==> flow/design.v <==
module copyEngine  #(
    parameter DATA_WIDTH       = 64,
    parameter ADDR_WIDTH       = 32,
    parameter LEN              = 16,
    parameter FULL_WORD_SIZE   = DATA_WIDTH / 8
) (
    input                             rstn,
    input                             clk,
    input                             src_dw_sel_i, 
    input                             dst_dw_sel_i, 
    input                             copy_i,
    input                             set_i,
    input        [7:0]                setVal_i,
    input                             flush_i,
    input        [LEN-1:0]            len_i,
    input        [ADDR_WIDTH-1:0]     src_i,
    input        [ADDR_WIDTH-1:0]     dst_i,
    output logic                      done_o,
    output logic                      mem_re_r,
    output logic [ADDR_WIDTH-1:0]     mem_rad_r,
    input                             mem_rreq_rdy,
    input        [DATA_WIDTH-1:0]     mem_rdat,
    input                             mem_rdat_rdy,
    output logic [FULL_WORD_SIZE-1:0] mem_bwe_r,
    output logic [ADDR_WIDTH-1:0]     mem_wad_r,
    output logic [DATA_WIDTH-1:0]     mem_wdat_r,
    input                             mem_wreq_rdy,
    output logic                      flush_r,
    output logic [ADDR_WIDTH-1:0]     cmd_adr_r,
    input                             cmd_rdy
);
    localparam int WORD_SIZE = FULL_WORD_SIZE / 2;
    localparam int RD_FIFO_DW = 32;
    localparam int RD_FIFO_AW = 4;
    localparam int BYTE_SHIFT = $clog2(FULL_WORD_SIZE);
    localparam int LOG_BYTE_SHIFT = $clog2(BYTE_SHIFT);
    localparam int ALIGN_BUF_SIZE = 2*RD_FIFO_DW;
    localparam int ALIGN_BUF_SIZE_BYTES = ALIGN_BUF_SIZE / 8;
    localparam int LOG_ALIGN_BUF_SIZE = $clog2(ALIGN_BUF_SIZE);
    localparam int LOG_ALIGN_BUF_SIZE_BYTES = $clog2(ALIGN_BUF_SIZE_BYTES);
    localparam int FULL_WRITE_MASK = {FULL_WORD_SIZE {1'b1}};
    localparam int WRITE_MASK = {WORD_SIZE {1'b1}};
    localparam int WRITE_FIRST=0;
    localparam int WRITE_MIDDLE=1;
    localparam int WRITE_LAST=2;
    localparam int WRITE_SKIP=3;  
    logic [BYTE_SHIFT-1:0]              srcShift, srcShift_r;
    logic [BYTE_SHIFT-1:0]              dstShift, dstShift_r;
    logic [BYTE_SHIFT:0]                readNum;
    logic [BYTE_SHIFT:0]                writeNum;
    logic [LOG_ALIGN_BUF_SIZE_BYTES:0]  readNum_s1;
    logic                               cmdBusy, cmdBusy_r;
    logic                               flush;
    logic [ADDR_WIDTH-1:0]              cmd_adr;
    logic                               rdBusy, rdBusy_r, wrBusy, wrBusy_r;
    logic [LEN-1:0]                     rdCnt, rdCnt_r, wrCnt, wrCnt_r;
    logic [ADDR_WIDTH-1:0]              srcPtr, srcPtr_r, dstPtr, dstPtr_r;
    logic [ALIGN_BUF_SIZE-1:0]          alignBuf_r, alignBuf;
    logic                               memset_run, memset_run_r;
    logic [7:0]                         memset_val, memset_val_r;
    logic                               rstall, wstall;
    logic                               firstRead_req, firstRead_req_r, firstRead_vld, firstRead_vld_r;
    logic                               firstWrite, firstWrite_r;
    logic [1:0]                         writeCase;
    logic [LOG_ALIGN_BUF_SIZE_BYTES:0]  bufNum, bufNum_r;
    logic [FULL_WORD_SIZE-1:0]          mem_bwe, bwe;
    logic [ADDR_WIDTH-1:0]              mem_wad;
    logic [DATA_WIDTH-1:0]              mem_wdat;
    logic                               mem_re;
    logic [ADDR_WIDTH-1:0]              mem_rad;
    logic                               rdfifo_reserve;
    logic                               rdfifo_we;
    logic                               rdfifo_re;
    logic [RD_FIFO_DW-1:0]              rdfifo_wdat;
    logic [RD_FIFO_DW-1:0]              rdfifo_rdat;
    logic                               rdfifo_rrdy;
    logic                               rdfifo_wrdy;
    logic                               almost_full;
    logic                               src_dw_sel, src_dw_sel_r; 
    logic                               dst_dw_sel, dst_dw_sel_r; 
    logic [LOG_BYTE_SHIFT:0]            src_word_size, src_word_size_r;
    logic [LOG_BYTE_SHIFT:0]            dst_word_size, dst_word_size_r;
    assign rdfifo_wdat =  src_dw_sel_r ? {mem_rdat[55:48], mem_rdat[39:32], mem_rdat[23:16], mem_rdat[7:0]} : mem_rdat[31:0];
    reserve_fifo #(
        .DW     (RD_FIFO_DW),
        .AW     (RD_FIFO_AW)
    ) rdfifo (
        .rstn            (rstn),
        .clk             (clk),
        .rd_en           (rdfifo_re),
        .reserve_en      (rdfifo_reserve),
        .dout            (rdfifo_rdat),
        .wr_en           (rdfifo_we),
        .din             (rdfifo_wdat),
        .wrdy            (rdfifo_wrdy),
        .rrdy            (rdfifo_rrdy)
    );
    always @(posedge clk or negedge rstn) begin
        if (~rstn) begin
            alignBuf_r <= 0;
            mem_re_r <= 0;
            mem_rad_r <= 0;
            mem_bwe_r <= 0;
            mem_wad_r <= 0;
            mem_wdat_r <= 0;
            {memset_run_r, memset_val_r, rdCnt_r, wrCnt_r, rdBusy_r, wrBusy_r, alignBuf_r, bufNum_r, srcShift_r, dstShift_r,
            firstWrite_r, firstRead_req_r, firstRead_vld_r, srcPtr_r, dstPtr_r, src_dw_sel_r,
            dst_dw_sel_r} <= 0;
            flush_r <= 0;
            cmd_adr_r <= 0;
            cmdBusy_r <= 0;
        end
        else begin
            alignBuf_r <= alignBuf;
            mem_re_r <= mem_re;
            mem_rad_r <= mem_rad;
            mem_bwe_r <= mem_bwe;
            mem_wad_r <= mem_wad;
            mem_wdat_r <= mem_wdat;
            {memset_run_r, memset_val_r, rdCnt_r, wrCnt_r, rdBusy_r, wrBusy_r, alignBuf_r, bufNum_r, srcShift_r, dstShift_r,  firstWrite_r, firstRead_req_r, firstRead_vld_r, srcPtr_r, dstPtr_r, src_dw_sel_r, dst_dw_sel_r} <=
                {memset_run, memset_val, rdCnt, wrCnt, rdBusy, wrBusy, alignBuf, bufNum, srcShift, dstShift, firstWrite, firstRead_req, firstRead_vld, srcPtr, dstPtr, src_dw_sel, dst_dw_sel};
            flush_r <= flush;
            cmd_adr_r <= cmd_adr;
            cmdBusy_r <= cmdBusy;
        end
    end
    always @(*) begin
        {memset_run, memset_val, rdCnt, wrCnt, rdBusy, wrBusy, alignBuf, bufNum, srcShift, dstShift, firstWrite, firstRead_req, firstRead_vld, srcPtr, dstPtr, src_dw_sel, dst_dw_sel}=
            {memset_run_r, memset_val_r, rdCnt_r, wrCnt_r, rdBusy_r, wrBusy_r, alignBuf_r, bufNum_r, srcShift_r, dstShift_r, firstWrite_r, firstRead_req_r, firstRead_vld_r, srcPtr_r, dstPtr_r, src_dw_sel_r, dst_dw_sel_r} ;
        {writeNum, rdfifo_re, bwe} = 0;
        writeCase = WRITE_SKIP;  
        cmdBusy = cmdBusy_r;
        cmd_adr = cmd_adr_r;
        flush = flush_r;
        if (~rdBusy_r && ~wrBusy_r && ~cmdBusy_r && (mem_bwe_r==0) && (copy_i || set_i || flush_i)) begin  
            srcShift = src_dw_sel_i ? (src_i & 7) : (src_i & 3);
            dstShift = dst_dw_sel_i ? (dst_i & 7) : (dst_i & 3);
            srcPtr = src_i;
            dstPtr = dst_i;
            rdCnt = len_i;
            wrCnt = len_i;
            firstRead_req = 1;
            firstRead_vld = 1;
            firstWrite = 1;
            rdBusy = copy_i;
            wrBusy = (copy_i || set_i);
            memset_run = set_i & ~copy_i;
            memset_val = setVal_i;
            src_dw_sel = src_dw_sel_i;
            dst_dw_sel = dst_dw_sel_i;
            cmdBusy = flush_i;
            cmd_adr = dst_i;
            flush = flush_i;
        end
        if (flush_r && cmd_rdy) begin
            cmdBusy = 0;
            cmd_adr = 0;
            flush = 0;
        end
            if(firstWrite_r==1) begin  
                if (dst_dw_sel_r) begin 
                    writeNum = (((FULL_WORD_SIZE-dstShift_r) / 2) > wrCnt_r) ? (wrCnt_r*2) : (FULL_WORD_SIZE-dstShift_r); 
                    writeCase = ((wrCnt_r <= WORD_SIZE) && ((writeNum/2)==wrCnt_r)) ? WRITE_LAST : WRITE_FIRST;
                end
                else begin
                    writeNum = ((WORD_SIZE-dstShift_r) > wrCnt_r) ? wrCnt_r : (WORD_SIZE-dstShift_r); 
                    writeCase = ((wrCnt_r <= WORD_SIZE) && (writeNum==wrCnt_r)) ? WRITE_LAST : WRITE_FIRST;
                end
                for (int b=0; b<FULL_WORD_SIZE; b++) begin
                    if (b < writeNum) bwe[dstShift_r + b] = 1;
                end
            end
            else if((wrCnt_r<=WORD_SIZE) && wrBusy_r) begin  
                bwe = shift_right_mask(WORD_SIZE-wrCnt_r, dst_dw_sel_r);          
                writeNum = dst_dw_sel_r ? (wrCnt_r*2) : wrCnt_r;
                writeCase = WRITE_LAST;
            end
            else begin
                bwe = dst_dw_sel_r ? {FULL_WORD_SIZE {1'b1}} : {WORD_SIZE {1'b1}};
                writeNum = dst_dw_sel_r ? FULL_WORD_SIZE : WORD_SIZE;
                writeCase = WRITE_MIDDLE;
            end
        rstall = (mem_rreq_rdy && rdBusy_r && rdfifo_wrdy) ? 0 : 1;
        wstall = (mem_wreq_rdy && wrBusy_r && (((bufNum_r>=writeNum && ~dst_dw_sel_r)) || (bufNum_r>=(writeNum/2) && dst_dw_sel_r))) ? 0 : 1;
        readNum = (firstRead_req_r && src_dw_sel_r) ? (FULL_WORD_SIZE - srcShift_r)/2 :
                  (firstRead_req_r && ~src_dw_sel_r) ? (WORD_SIZE - srcShift_r) :
                                                        WORD_SIZE;          
        mem_re = mem_re_r;
        mem_rad = mem_rad_r;
        if (~rstall) begin
            firstRead_req = 0;
            rdCnt = (rdCnt_r >= readNum) ? (rdCnt_r - readNum) : 0;
            rdBusy = (rdCnt==0) ? 0 : 1;
            srcPtr = srcPtr_r + (src_dw_sel_r ? readNum*2 : readNum);
            mem_re = 1;
            mem_rad = src_dw_sel_r ? (srcPtr_r >> BYTE_SHIFT) : (srcPtr_r >> (BYTE_SHIFT-1));
        end
        else if (mem_rreq_rdy) begin
            mem_re = 0;
        end
        rdfifo_reserve = mem_rreq_rdy & mem_re_r;
        rdfifo_we = mem_rdat_rdy; 
            if(~wstall) begin
                if (writeCase==WRITE_LAST) begin
                    bufNum = 0;
                    alignBuf = 0;
                end
                else if (dst_dw_sel) begin
                    bufNum -= (writeNum / 2);                  
                    alignBuf >>= (writeNum*4);          
                end
                else begin
                    bufNum -= writeNum;                  
                    alignBuf >>= (writeNum*8);          
                end
            end
            else begin
                bwe=0; writeCase=WRITE_SKIP; writeNum=0;  
            end
        readNum_s1 = (firstRead_vld_r && src_dw_sel_r) ? (FULL_WORD_SIZE - srcShift_r)/2 :
                    (firstRead_vld_r && ~src_dw_sel_r) ? (WORD_SIZE - srcShift_r) :
                                                         WORD_SIZE;          
        if(rdfifo_rrdy && ((bufNum+readNum_s1)<ALIGN_BUF_SIZE_BYTES) && ~memset_run_r) begin
            rdfifo_re = 1;
            firstRead_vld = 0;
            if(firstRead_vld_r && src_dw_sel_r) begin
                alignBuf |= (rdfifo_rdat >> (srcShift_r*4));
            end
            else if (firstRead_vld_r) begin
                alignBuf |= (rdfifo_rdat >> (srcShift_r*8));
            end
            else begin  
                alignBuf |= (rdfifo_rdat << (bufNum*8));      
            end
            bufNum += readNum_s1;  
        end
        else if ((bufNum<ALIGN_BUF_SIZE_BYTES) && memset_run_r && (writeCase!=WRITE_LAST)) begin
            alignBuf = {ALIGN_BUF_SIZE_BYTES {memset_val_r}};
            bufNum += (((ALIGN_BUF_SIZE_BYTES - bufNum) > wrCnt_r) ? wrCnt_r : (ALIGN_BUF_SIZE_BYTES - bufNum));
        end
        mem_bwe = mem_bwe_r;
        mem_wad = mem_wad_r;
        mem_wdat = mem_wdat_r;
        if (~wstall) begin
            firstWrite = 0;
            if (dst_dw_sel_r) begin
                dstPtr = dstPtr_r + writeNum;
                dstShift = (dstPtr & 7);
                mem_bwe = bwe;
                mem_wad = dstPtr_r >> BYTE_SHIFT;
                wrCnt = wrCnt_r - writeNum/2;
                if (firstWrite_r) begin
                    mem_wdat = shift_left(alignBuf_r[31:0], dstShift_r, dst_dw_sel_r); 
                end
                else begin
                    mem_wdat = {8'b0, alignBuf_r[31:24], 8'b0, alignBuf_r[23:16], 8'b0, alignBuf_r[15:8], 8'b0, alignBuf_r[7:0]};
                end
            end
            else begin
                dstPtr = dstPtr_r + writeNum;
                dstShift = (dstPtr & 3);
                mem_bwe = bwe;
                mem_wad = dstPtr_r >> (BYTE_SHIFT - 1);
                wrCnt = wrCnt_r - writeNum;
                if (firstWrite_r) begin
                    mem_wdat = shift_left(alignBuf_r[31:0], dstShift_r, dst_dw_sel_r); 
                end
                else begin
                    mem_wdat = alignBuf_r[31:0];
                end
            end
            if(writeCase==WRITE_LAST) begin
                wrBusy = 0;
                memset_run = 0;
            end
        end
        else if (mem_wreq_rdy) begin
            mem_bwe = 0;
        end
        done_o = ~rdBusy_r && ~wrBusy_r && (mem_bwe_r==0) && ~cmdBusy_r;
    end
function [DATA_WIDTH-1:0] shift_left;
    input [31:0]           dat;
    input [BYTE_SHIFT-1:0] shift;
    input                  dw_sel;
    if (dw_sel) begin
        shift_left = 0;
        for (int i=0; i<FULL_WORD_SIZE; i++) begin
            if ((i&1)==0) begin
                shift_left[(i + shift)*8 +: 8] = dat[i*8/2 +: 8];
            end
        end
    end
    else begin
        shift_left = (dat << (8*shift)) & ({{32{1'b0}}, {32{1'b1}}});
    end
endfunction
function [FULL_WORD_SIZE-1:0] shift_right_mask;
    input [BYTE_SHIFT-1:0] shift;
    input                  dw_sel;
    shift_right_mask = dw_sel ? (FULL_WRITE_MASK>>(shift*2)) : (WRITE_MASK>>shift);
endfunction
endmodule
module reserve_fifo#(
    parameter DW = 32,
    parameter AW = 1
)(
    input                   rstn,
    input                   clk,
    input                   reserve_en,
    input                   wr_en,
    input        [DW-1:0]   din,
    input                   rd_en,
    output logic [DW-1:0]   dout,
    output logic            wrdy,
    output logic            rrdy
);
    localparam DEPTH = (1 << AW);
    reg [DW-1:0]   mem[DEPTH];
    logic [AW-1:0] wptr, wptr_r;
    logic [AW-1:0] rptr, rptr_r;
    logic [AW:0]   num, num_r, reserveNum, reserveNum_r;
    logic          we;
    logic vrdy;
    always @(posedge clk or negedge rstn) begin
        if (~rstn) begin
            wptr_r <= 0;
            rptr_r <= 0;
            num_r <= 0;
            reserveNum_r<=0;
        end
        else begin
            wptr_r <= wptr;
            rptr_r <= rptr;
            num_r <= num;
            reserveNum_r<=reserveNum;
        end
    end
    always @(*) begin
        wrdy = (reserveNum_r < (DEPTH-1));
        rrdy = (num_r!=0);
        wptr = wptr_r;
        rptr = rptr_r;
        reserveNum = (reserveNum_r + reserve_en - rd_en);
        num        = num_r        + wr_en      - rd_en;
        we = 0;
        if (wr_en) begin
            wptr = wptr_r + 1;
            we = 1;
        end
        if (rd_en) begin
            rptr = rptr_r + 1;
        end
    end
    always @(posedge clk) begin
        if (we) begin
            mem[wptr_r] <= din;
        end
    end
    assign dout = mem[rptr_r];
endmodule
* Step by step through the tools: copyEngine
What the tools print for copyEngine, step after step. Line numbers count from 1 in the design file above. Library cell names are shortened. A cell with - has no value.
Inputs: design top copyEngine, clock port clk, library sky130hd, corner tt_025C_1v80

* Word-level counts
Source: Yosys, flattened and elaborated, memories not mapped. Widths are those after wreduce. Registers that Yosys merges into a memory's read port (data or address) are not register bits. Print and check cells do not count. Yosys's memory passes give these memory sizes; they may raise the number of words (mostly to a power of two), join words into wider ones and drop unused or constant bits.
Bit counts: bits in registers 374, RAM bits 512, ROM bits 64, memory cells 2, input bits 163, output and inout port bits 171, word-level cells 412
Memory list:
- rdfifo.mem | depth 16, width 32, read ports 1, write ports 1, RTL line 319 | reg [DW-1:0]   mem[DEPTH];
- (no name shown) | depth 8, width 8, read ports 1, write ports 0, RTL line 170 | if (b < writeNum) bwe[dstShift_r + b] = 1;
Operators by class: add/subtract/negate cells 32, $lt $le $gt $ge 18, eq/ne operators 86, shifts and indexed selects 8, multiplexer cells 183, bitwise operators 12, reductions and logical operators 43
Operator list (count):
- 64-bit 2-to-1 mux | 10
- 8-bit 2-to-1 mux | 48
- 32-bit logical NOT | 11
- 32-bit 2-to-1 mux | 8
- 64-bit OR | 3
- 4-bit by 3-bit == test with 1-bit output with constant B | 40
- 4-bit by 2-bit == test with 1-bit output with constant B | 20
- 16-bit 2-to-1 mux | 5
- 1-bit 2-to-1 mux | 79
- 4-bit 2-to-1 mux | 19
- 32-bit by 16-bit greater-than comparator with 1-bit output | 2
- 32-bit by 5-bit right shift with 64-bit output | 1
- 32-bit by 6-bit right shift with 64-bit output | 1
- 32-bit by 7-bit << shifter with 64-bit output | 1
- 64-bit by 6-bit right shift with 64-bit output | 1
- 64-bit by 7-bit right shift with 64-bit output | 1
- 30-bit 2-to-1 mux | 2
- 4-bit by 1-bit == test with 1-bit output with constant B | 10
- 16-bit by 4-bit subtractor with 16-bit output | 2
- 32-bit by 4-bit adder with 32-bit output | 1
- 32-bit by 5-bit adder with 32-bit output | 1
- 32-bit by 6-bit << shifter with 32-bit output | 1
- 5-bit by 3-bit right shift with 32-bit output with constant A | 1
- 9-bit by 4-bit right shift with 32-bit output with constant A | 1
- 31-bit by 16-bit greater-than comparator with 1-bit output | 1
- 1-bit logical AND | 24
- 16-bit by 3-bit subtractor with 16-bit output | 1
- 16-bit by 3-bit <= comparator with 1-bit output with constant B | 1
Other operator kinds: 41; their cells: 86.

* Depth
Longest topological path by Yosys (ltp), each cell counted once; first at word level (registers and memories cut), then after technology mapping (sequential cells cut; the memories' decode and read muxes count).
Logic depth: depth in word-level cells 24, ABC_AREA 0, mapped depth 46, mapped depth without buffers 43

* After synthesis
The flow's flattened synthesis, as Yosys stat reports it; memories are mapped. The netlist is that of the ABC_AREA named above (0 if unset); the other value can give another one.
Mapped netlist: mapped cells 4080, cell area after synthesis 46777.4 sq um, sequential part of the area 24583.6 sq um, flip-flops 880, buffer cells 312
Cells by type:
- edfxtp_1 | count 512, area in all 1.54E+04 sq um
- dfrtp_1 | count 368, area in all 9.21E+03 sq um
- mux4_2 | count 160, area in all 3.6E+03 sq um
- nand2_1 | count 507, area in all 1.9E+03 sq um
- mux2i_1 | count 188, area in all 1.88E+03 sq um
- o21ai_0 | count 248, area in all 1241.19 sq um
- a21oi_1 | count 239, area in all 1.2E+03 sq um
- nor2_1 | count 311, area in all 1167.37 sq um
- ha_1 | count 88, area in all 1.1E+03 sq um
- clkbuf_1 | count 232, area in all 870.835 sq um
- mux2_2 | count 63, area in all 709.43 sq um
- a221oi_1 | count 58, area in all 507.987 sq um
- a22oi_1 | count 64, area in all 480.461 sq um
- nand3_1 | count 81, area in all 405.389 sq um
- a222oi_1 | count 38, area in all 380.365 sq um
- o22ai_1 | count 50, area in all 312.8 sq um
- inv_1 | count 77, area in all 289.027 sq um
- and3_1 | count 45, area in all 281.52 sq um
Other cell types: 93; their cells: 751. By module: a second synthesis without flattening, with its own total; a netlist apart from the flattened one above.
Unflattened totals: cell total of the unflattened synthesis 4177, area (unflattened synthesis) 46918.7 sq um
Rows give one instance, submodules left out.
Modules:
- copyEngine | instances 1, cells 3278, area 26690.6 sq um, seq. area 8758.4 sq um
- reserve_fifo | instances 1, cells 899, area 20228.2 sq um, seq. area 15825.2 sq um

* Path before layout
OpenSTA on the mapped netlist: ideal clock, no wires. The path of least setup slack (recovery checks aside). Input and output delay are each 20% of the period. Register names are those of the netlist, which keeps one name where synthesis merged equal registers.
Timing after synthesis: kind flip-flop to flip-flop, from register (no name shown), to register bufNum_r[2], clock period 10.0 ns, setup time 0.139 ns, time at the first pin 0.000 ns, data arrival time 9.484 ns, required time 9.861 ns, setup slack 0.377 ns, delay of the path 9.623 ns, stages 46, buffers on the path 4, synthesis period reached 9.623 ns
"delay of the path" = arrival - input delay + setup time. "stages": output pins that drive a net of the path, with the launching flip-flop's if there is one; two outputs of one cell count as two. "synthesis period reached" is the clock period less the worst setup slack; recovery checks do not enter. This is arithmetic on one report: input and output delays are still those of the set period (20% each).
Between the ends, after synthesis: path through dfrtp_1 buf_2 inv_1 ha_1 ha_1 clkbuf_1 inv_1 ha_1 a21oi_1 o21a_1 and2b_1 o21a_1 o21a_1 o211a_2 a31oi_2 inv_1 ha_1 fa_1 [10 not listed] ha_1 a21o_1 a21o_1 a21oi_1 nor2b_1 o21ai_0 nand2b_1 a211o_1 a21oi_1 o21bai_1 a21oi_1 ha_1 inv_1 fa_1 xor2_1 nor2_1 a211oi_1 a21oi_1
RTL lines, path after synthesis:
- to (decl) | RTL line 65 | logic [LOG_ALIGN_BUF_SIZE_BYTES:0]  bufNum, bufNum_r;
Chain of elaborated cells between the ends: none given.

* Worst path after layout
Path of least setup slack in the final report of run A (OpenROAD, finished layout, wires in). Where an end is a register, its clock arrival counts in the times.
Timing after layout: kind flip-flop to flip-flop, from register (no name shown), to register bufNum_r[2], clock period 11.5 ns, setup time 0.13 ns, time at the first pin 0.79 ns, data arrival time 10.93 ns, required time 12.15 ns, setup slack 1.22 ns, stages 44, buffers on the path 3
Between the ends, after layout: path through dfrtp_1 inv_1 ha_1 ha_1 inv_1 ha_1 a21oi_1 o21a_1 and2b_1 o21a_1 o21a_1 o211a_2 a31oi_2 inv_1 ha_1 nand2_1 a21boi_0 or4b_1 [8 not listed] ha_1 a21o_1 a21o_1 a21oi_1 nor2b_1 o21ai_0 nand2b_1 a211o_1 a21oi_1 o21bai_1 a21oi_1 ha_1 inv_1 fa_1 xor2_1 nor2_1 a211oi_1 a21oi_1
RTL lines, path after layout:
- to (decl) | RTL line 65 | logic [LOG_ALIGN_BUF_SIZE_BYTES:0]  bufNum, bufNum_r;
Chain of elaborated cells between the ends: none given.

Data sheet: physical implementation of copyEngine

Stored flow runs of copyEngine (3 of them; Yosys, OpenROAD, sky130hd). They differ in their settings and are not a sequence. Constraints: input delay and output delay 20% of the set period each, output load 0.01 pF.
"achieved clock period" is the run's clock period less its worst setup slack. It is reckoned from that one timing run; input and output delays stay at 20% of the period that was set.
"worst setup path time" means the part of the period allowed to the worst setup path (the constraints hold back 20% at inputs and 20% at outputs) less its slack; where the path has registers, the arrival times of their clocks count too.
By "power" is meant OpenSTA's value without simulated activity: inputs other than the clock are taken to toggle once in ten clock periods, and the tool carries that through the logic.
[run A] settings: ABC_AREA=0, CAP_MARGIN=30, CELL_PAD_IN_SITES_DETAIL_PLACEMENT=1, CELL_PAD_IN_SITES_GLOBAL_PLACEMENT=1, CORE_ASPECT_RATIO=0.99, CORE_MARGIN=9, CORE_UTILIZATION=27, CTS_CLUSTER_DIAMETER=36, CTS_CLUSTER_SIZE=52, MAX_ROUTING_LAYER=met5, MIN_ROUTING_LAYER=met1, period_ns=11.5, SLEW_MARGIN=20
[run A] result: chip area after synthesis (Yosys) 46777.4 sq um, die area 188558.0 sq um, standard-cell area of the final layout 58247.1 sq um, utilization 34.0 %, worst setup slack after layout 1.219 ns, total negative slack 0.000 ns, worst hold slack 0.465 ns, power 0.019007 W, achieved clock period 10.281 ns, worst setup path time 10.28 ns, worst setup path kind flip-flop to flip-flop
[run B] settings: CORE_UTILIZATION=40, SETUP_SLACK_MARGIN=1.87, period_ns=9.49, CAP_MARGIN=20, CORE_MARGIN=2, SLEW_MARGIN=20
[run B] result: chip area after synthesis (Yosys) 46777.4 sq um, die area 119695.0 sq um, standard-cell area of the final layout 55438.2 sq um, utilization 47.8 %, worst setup slack after layout 1.827 ns, total negative slack 0.000 ns, worst hold slack 0.466 ns, power 0.020948 W, achieved clock period 7.663 ns, worst setup path time 7.66 ns, worst setup path kind flip-flop to flip-flop
[run C] settings: ABC_AREA=0, CORE_ASPECT_RATIO=1.11, CORE_MARGIN=4, CORE_UTILIZATION=16, CTS_CLUSTER_DIAMETER=80, CTS_CLUSTER_SIZE=71, MAX_ROUTING_LAYER=met4, SETUP_SLACK_MARGIN=2.2, SLEW_MARGIN=15, TNS_END_PERCENT=70, period_ns=9.97, CAP_MARGIN=20
[run C] result: chip area after synthesis (Yosys) 46777.4 sq um, die area 301085.0 sq um, standard-cell area of the final layout 57398.8 sq um, utilization 19.8 %, worst setup slack after layout 2.400 ns, total negative slack 0.000 ns, worst hold slack 0.476 ns, power 0.019434 W, achieved clock period 7.570 ns, worst setup path time 7.57 ns, worst setup path kind flip-flop to flip-flop
